==> flow/design.v <==
/*verilator lint_off UNUSEDSIGNAL*/
/*verilator lint_off MULTITOP*/
/*verilator lint_off WIDTH*//*verilator lint_off LATCH*/
module fadd_sub(
  input logic        clk_i,
  input logic [31:0] operand_a,
  input logic [31:0] operand_b,
  output logic[31:0] result_o
);
  logic [7:0]  a_exponent, b_exponent;             
  logic [7:0]  result_exponent;
  logic [23:0] a_mantissa, b_mantissa;             
  logic [24:0] result_mantissa;
  logic        a_sign, b_sign, result_sign;        
  logic [23:0] tmp_mantissa;
  logic [7:0]  in_e, out_e;
  logic [24:0] in_m, out_m;
  logic [7:0]  diff;
always_ff@(posedge(clk_i))
begin
  a_sign <= operand_a[31];
  b_sign <= operand_b[31];
  if(operand_a[30:23]==0)
    begin
      a_exponent <= (operand_a[22:0] != 0)? 8'b00000001 : 8'b00000000;
      a_mantissa <= {1'b0,operand_a[22:0]};
    end
  else
    begin
      a_exponent <= operand_a[30:23];
      a_mantissa <= {1'b1,operand_a[22:0]};
    end
  if(operand_b[30:23]==0)
    begin
      b_exponent <= (operand_b[22:0] != 0)? 8'b00000001 : 8'b00000000;
      b_mantissa <= {1'b0,operand_b[22:0]};
    end
  else
    begin
      b_exponent <= operand_b[30:23];
      b_mantissa <= {1'b1,operand_b[22:0]};
    end
end
always_comb
begin
  diff         = 8'd0;
  tmp_mantissa = 24'd0;
  if(a_exponent == b_exponent)
    begin
      result_exponent = a_exponent;
      if(a_sign == b_sign)                                                     
        begin
          result_sign           = a_sign;
          result_mantissa       = a_mantissa + b_mantissa;
        end
      else                                                                    
        begin
          if(a_mantissa > b_mantissa)
            begin
              result_sign     = a_sign;
              result_mantissa = a_mantissa - b_mantissa;
            end
          else
            begin
              result_sign     = b_sign;
              result_mantissa = b_mantissa - a_mantissa;
            end
        end
    end
  else                                                                               
    begin
      if(a_exponent > b_exponent)
        begin
          result_sign     = a_sign;
          result_exponent = a_exponent;
          diff            = a_exponent - b_exponent;
          tmp_mantissa    = b_mantissa >> diff;
          if(a_sign == b_sign)
            result_mantissa = a_mantissa + tmp_mantissa;
          else
            result_mantissa = a_mantissa - tmp_mantissa;
        end
      else
        begin
          result_sign      = b_sign;
          result_exponent  = b_exponent;
          diff             = b_exponent - a_exponent;
          tmp_mantissa     = a_mantissa >> diff;
          if(a_sign == b_sign)
            result_mantissa  = b_mantissa + tmp_mantissa;
          else
            result_mantissa  = b_mantissa - tmp_mantissa;
        end
    end
  if(result_mantissa[24]==1)
    begin
      result_exponent = result_exponent + 8'd1;
      result_mantissa = result_mantissa >> 1;
    end
  result_o = {result_sign, result_exponent, result_mantissa[22:0]};
end
endmodule
## From RTL to reports: fadd_sub

What the tools print for fadd_sub, step after step.
Lines are those of the file above, counted from 1.
Operators: Yosys type, input widths -> output width; for muxes data width and select width s.
Cell names lack the library's common part.
Not given: n/a

- Design top: fadd_sub
- Clock input: clk_i
- Standard-cell library: sky130hd
- Timing corner: tt_025C_1v80

## Elaborated design

Yosys after proc, flatten, opt, wreduce and memory -nomap, before mapping. Enables and synchronous resets that opt folds into registers are not counted as muxes. Memory bits, and registers merged into a memory's read port (data or address), are not among the register bits. Print and check cells are not counted. Equal cells are merged and count once.

- $add $sub $neg: 10
- $lt $le $gt $ge: 2
- Equal/unequal tests: 2
- Shift operators: 2
- Multiplexer cells: 20
- Reduce/logical cells: 4

Operator list:

| operator | number |
|---|---|
| $mux 25 | 6 |
| $sub 24x24->25 | 4 |
| $add 24x24->25 | 3 |
| $shr 24x8->24 | 2 |
| $mux 24 | 2 |
| $reduce_bool 23->1 | 2 |
| $mux 8 | 5 |
| $gt 24x24->1 | 1 |
| $mux 23 | 1 |
| $sub 8x8->8 | 2 |
| $logic_not 8->1 | 2 |
| $add 8x1->8 const B | 1 |
| $gt 8x8->1 | 1 |
| $eq 8x8->1 | 1 |
| $mux 1 | 6 |
| $eq 1x1->1 | 1 |

- Register bits after elaboration: 66
- Input port bits: 65
- Word-level cells: 46

## Depth

Longest topological path by Yosys (ltp), each cell counted once; first at word level (registers and memories cut), then after technology mapping (sequential cells cut; the memories' decode and read muxes count).

- Depth in word-level cells: 7
- ABC_AREA: 0
- Depth in mapped cells: 40

## Netlist

Yosys stat after the flow's synthesis: flattened, memories mapped to cells. It holds for the ABC_AREA given above (unset counts as 0); a run with the other value may have another netlist.

Cell types:

| type | number |
|---|---|
| ha_1 | 113 |
| dfxtp_1 | 66 |
| a21oi_1 | 119 |
| mux2i_1 | 59 |
| o21ai_0 | 106 |
| xnor2_1 | 54 |
| nand2_1 | 125 |
| inv_1 | 115 |
| nor2_1 | 112 |
| mux4_2 | 18 |
| clkbuf_1 | 57 |
| a21o_1 | 26 |
| nand3_1 | 38 |
| nor3_1 | 37 |
| xor2_1 | 20 |
| o21bai_1 | 22 |
| mux4_1 | 6 |
| nor4_1 | 25 |

Not listed: further types 67, cells in them 284.

- Cell count: 1,402
- Mapped area: 0.0104125 mm2
- Mapped flip-flops: 66

## Timing after synthesis

Path of least setup slack by OpenSTA after synthesis, without wires, with an ideal clock, recovery checks aside; 20% of the period is set as input and as output delay. Where synthesis merged equal registers, the netlist keeps one of their names.

- Path type: register to output
- Start: register a_exponent[0]
- End: output result_o[30]
- Clock period: 12.0 ns
- Time at the first pin: 0.000 ns
- Data arrival time: 7.356 ns
- Data required time: 9.600 ns
- Path slack: 2.244 ns
- Path delay: 7.356 ns
- Stages: 37
- Buffers on the path: 2
- Synthesis period reached: 9.756 ns

"path delay" is the arrival time less input delay plus setup time.
A path that ends at an output port has no setup time.
"stages" counts driving pins, that of a launching flip-flop among them; a cell with two outputs on the path counts twice.
"synthesis period reached" is the clock period less the worst setup slack; recovery checks do not enter. This is arithmetic on one report: input and output delays are still those of the set period (20% each).
The rows between start and end are the longest chain of elaborated cells between them; the timing report does not say that the signal goes this way. Where chains are equally long, one stands for them.
A line is the first line of the expression or statement that the cell stems from. Yosys adds cells for indexed reads and writes and turns some case tables into memories.

- Cell sequence: dfxtp_1 -> inv_1 -> ha_1 -> fa_1 -> nand3b_1 -> a21oi_1 -> o21a_4 -> buf_8 -> mux4_1 -> mux2i_2 -> mux2i_1 -> a22oi_1 -> o21ai_0 -> inv_1 -> ha_1 -> inv_1 -> or4_4 -> nor3_4 -> nand2_1 -> or2_2 -> a22oi_1 -> o32ai_1 -> ha_1 -> a21o_1 -> a21oi_1 -> nor2_1 -> a21oi_1 -> o211a_1 -> o31ai_1 -> a21oi_1 -> nand3_1 -> o22ai_1 -> o21bai_1 -> nor3_1 -> buf_4 -> nor4_2 -> xnor2_1
- Length of the longest elaborated chain: 7

Ends and longest elaborated chain, after synthesis:

| what | line | RTL |
|---|---|---|
| from (decl) | 10 | `logic [7:0]  a_exponent, b_exponent;` |
| from (assign) | 25 | `a_exponent <= (operand_a[22:0] != 0)? 8'b00000001 : 8'b00000000;` |
| from (assign) | 30 | `a_exponent <= operand_a[30:23];` |
| $sub 8x8->8 | 87 | `diff             = b_exponent - a_exponent;` |
| $shr 24x8->24 | 88 | `tmp_mantissa     = a_mantissa >> diff;` |
| $sub 24x24->25 | 92 | `result_mantissa  = b_mantissa - tmp_mantissa;` |
| $mux 25 | 89 | `if(a_sign == b_sign)` |
| $mux 25 | 72 | `if(a_exponent > b_exponent)` |
| $mux 25 | 48 | `if(a_exponent == b_exponent)` |
| $mux 8 | 95 | `if(result_mantissa[24]==1)` |
| to (decl) | 8 | `output logic[31:0] result_o` |

## Worst path after layout

Path of least setup slack in the final report of run 1 (OpenROAD, finished layout, wires in). Where an end is a register, its clock arrival counts in the times.

- Path type: register to output
- Start: register a_exponent[0]
- End: output result_o[27]
- Clock period: 7.27 ns
- Time at the first pin: 0.37 ns
- Data arrival time: 7.67 ns
- Data required time: 5.82 ns
- Path slack: -1.85 ns
- Stages: 37
- Buffers on the path: 11

The rows between start and end are the longest chain of elaborated cells between them; the timing report does not say that the signal goes this way. Where chains are equally long, one stands for them.

- Cell sequence: dfxtp_2 -> inv_2 -> ha_4 -> fa_2 -> nand3b_1 -> a21oi_4 -> buf_6 -> buf_12 -> o21a_4 -> buf_4 -> buf_4 -> mux4_2 -> mux2i_1 -> buf_4 -> mux2i_1 -> nand2_1 -> o211ai_2 -> or4_4 -> nor3_4 -> buf_4 -> buf_6 -> nor2_1 -> xor2_1 -> ha_1 -> or2_2 -> o31ai_1 -> buf_4 -> o211a_1 -> o31ai_2 -> a21oi_2 -> o22ai_2 -> o21bai_4 -> buf_6 -> o311a_4 -> buf_4 -> xnor2_2 -> buf_2
- Length of the longest elaborated chain: 7

Ends and longest elaborated chain, after layout:

| what | line | RTL |
|---|---|---|
| from (decl) | 10 | `logic [7:0]  a_exponent, b_exponent;` |
| from (assign) | 25 | `a_exponent <= (operand_a[22:0] != 0)? 8'b00000001 : 8'b00000000;` |
| from (assign) | 30 | `a_exponent <= operand_a[30:23];` |
| $sub 8x8->8 | 87 | `diff             = b_exponent - a_exponent;` |
| $shr 24x8->24 | 88 | `tmp_mantissa     = a_mantissa >> diff;` |
| $sub 24x24->25 | 92 | `result_mantissa  = b_mantissa - tmp_mantissa;` |
| $mux 25 | 89 | `if(a_sign == b_sign)` |
| $mux 25 | 72 | `if(a_exponent > b_exponent)` |
| $mux 25 | 48 | `if(a_exponent == b_exponent)` |
| $mux 8 | 95 | `if(result_mantissa[24]==1)` |
| to (decl) | 8 | `output logic[31:0] result_o` |

Subject: flow runs of fadd_sub

Hi,

fadd_sub through Yosys and OpenROAD on sky130hd: 3 stored runs, unordered, with their settings and measured results. The constraints put input and output delay at 20% of the set period each and load the outputs with 0.01 pF.
"period reached" is the run's clock period less its worst setup slack. It is reckoned from that one timing run; input and output delays stay at 20% of the period that was set.
"time used up by the worst setup path" = time allowed to the worst setup path (clock period - input delay - output delay, where it has them) - its slack; a late launch clock adds to it, a late capture clock takes from it.
"power": no workload was simulated; the value follows from the tool's default switching activity.
Settings: - = not set for that run.
A result given as - is not shown for that run.

| item | run 1 | run 2 | run 3 |
|---|---|---|---|
| CAP_MARGIN | 25 | 0 | 15 |
| CELL_PAD_IN_SITES_DETAIL_PLACEMENT | 1 | 2 | 1 |
| CELL_PAD_IN_SITES_GLOBAL_PLACEMENT | 0 | - | 3 |
| CORE_ASPECT_RATIO | 1.34 | 1.46 | 0.51 |
| CORE_UTILIZATION | 26 | 40 | 47 |
| GPL_ROUTABILITY_DRIVEN | 0 | - | 1 |
| GPL_TIMING_DRIVEN | 1 | 0 | 0 |
| PLACE_DENSITY_LB_ADDON | 0.1 | - | - |
| period_ns | 7.27 | 9.5 | 14.7 |
| CORE_MARGIN | 2 | 10 | 2 |
| SLEW_MARGIN | 20 | 20 | 40 |
| ABC_AREA | - | 0 | 1 |
| CTS_CLUSTER_DIAMETER | - | 192 | - |
| CTS_CLUSTER_SIZE | - | 31 | 62 |
| HOLD_SLACK_MARGIN | - | -0.09 | 0.02 |
| MAX_ROUTING_LAYER | - | met4 | met5 |
| MIN_ROUTING_LAYER | - | met1 | met2 |
| PLACE_DENSITY | - | 0.45 | - |
| SETUP_SLACK_MARGIN | - | -0.01 | 0.48 |
| TNS_END_PERCENT | - | - | 95 |
| die outline area (mm2) | 0.0416815 | - | - |
| post-synthesis cell area (mm2) | 0.0104125 | - | - |
| period reached (ns) | 9.121 | - | - |
| setup slack of the worst path (ns) | -1.851 | - | - |
| time used up by the worst setup path (ns) | 7.67 | - | - |
| critical path type | register to output | - | - |
| power (mW) | 5.635 | - | - |
| final design utilization | 0.4 | - | - |

Run 2: did not finish, routing stopped with ODB-0269
Run 3: did not finish, placement stopped with GPL-0301

Regards
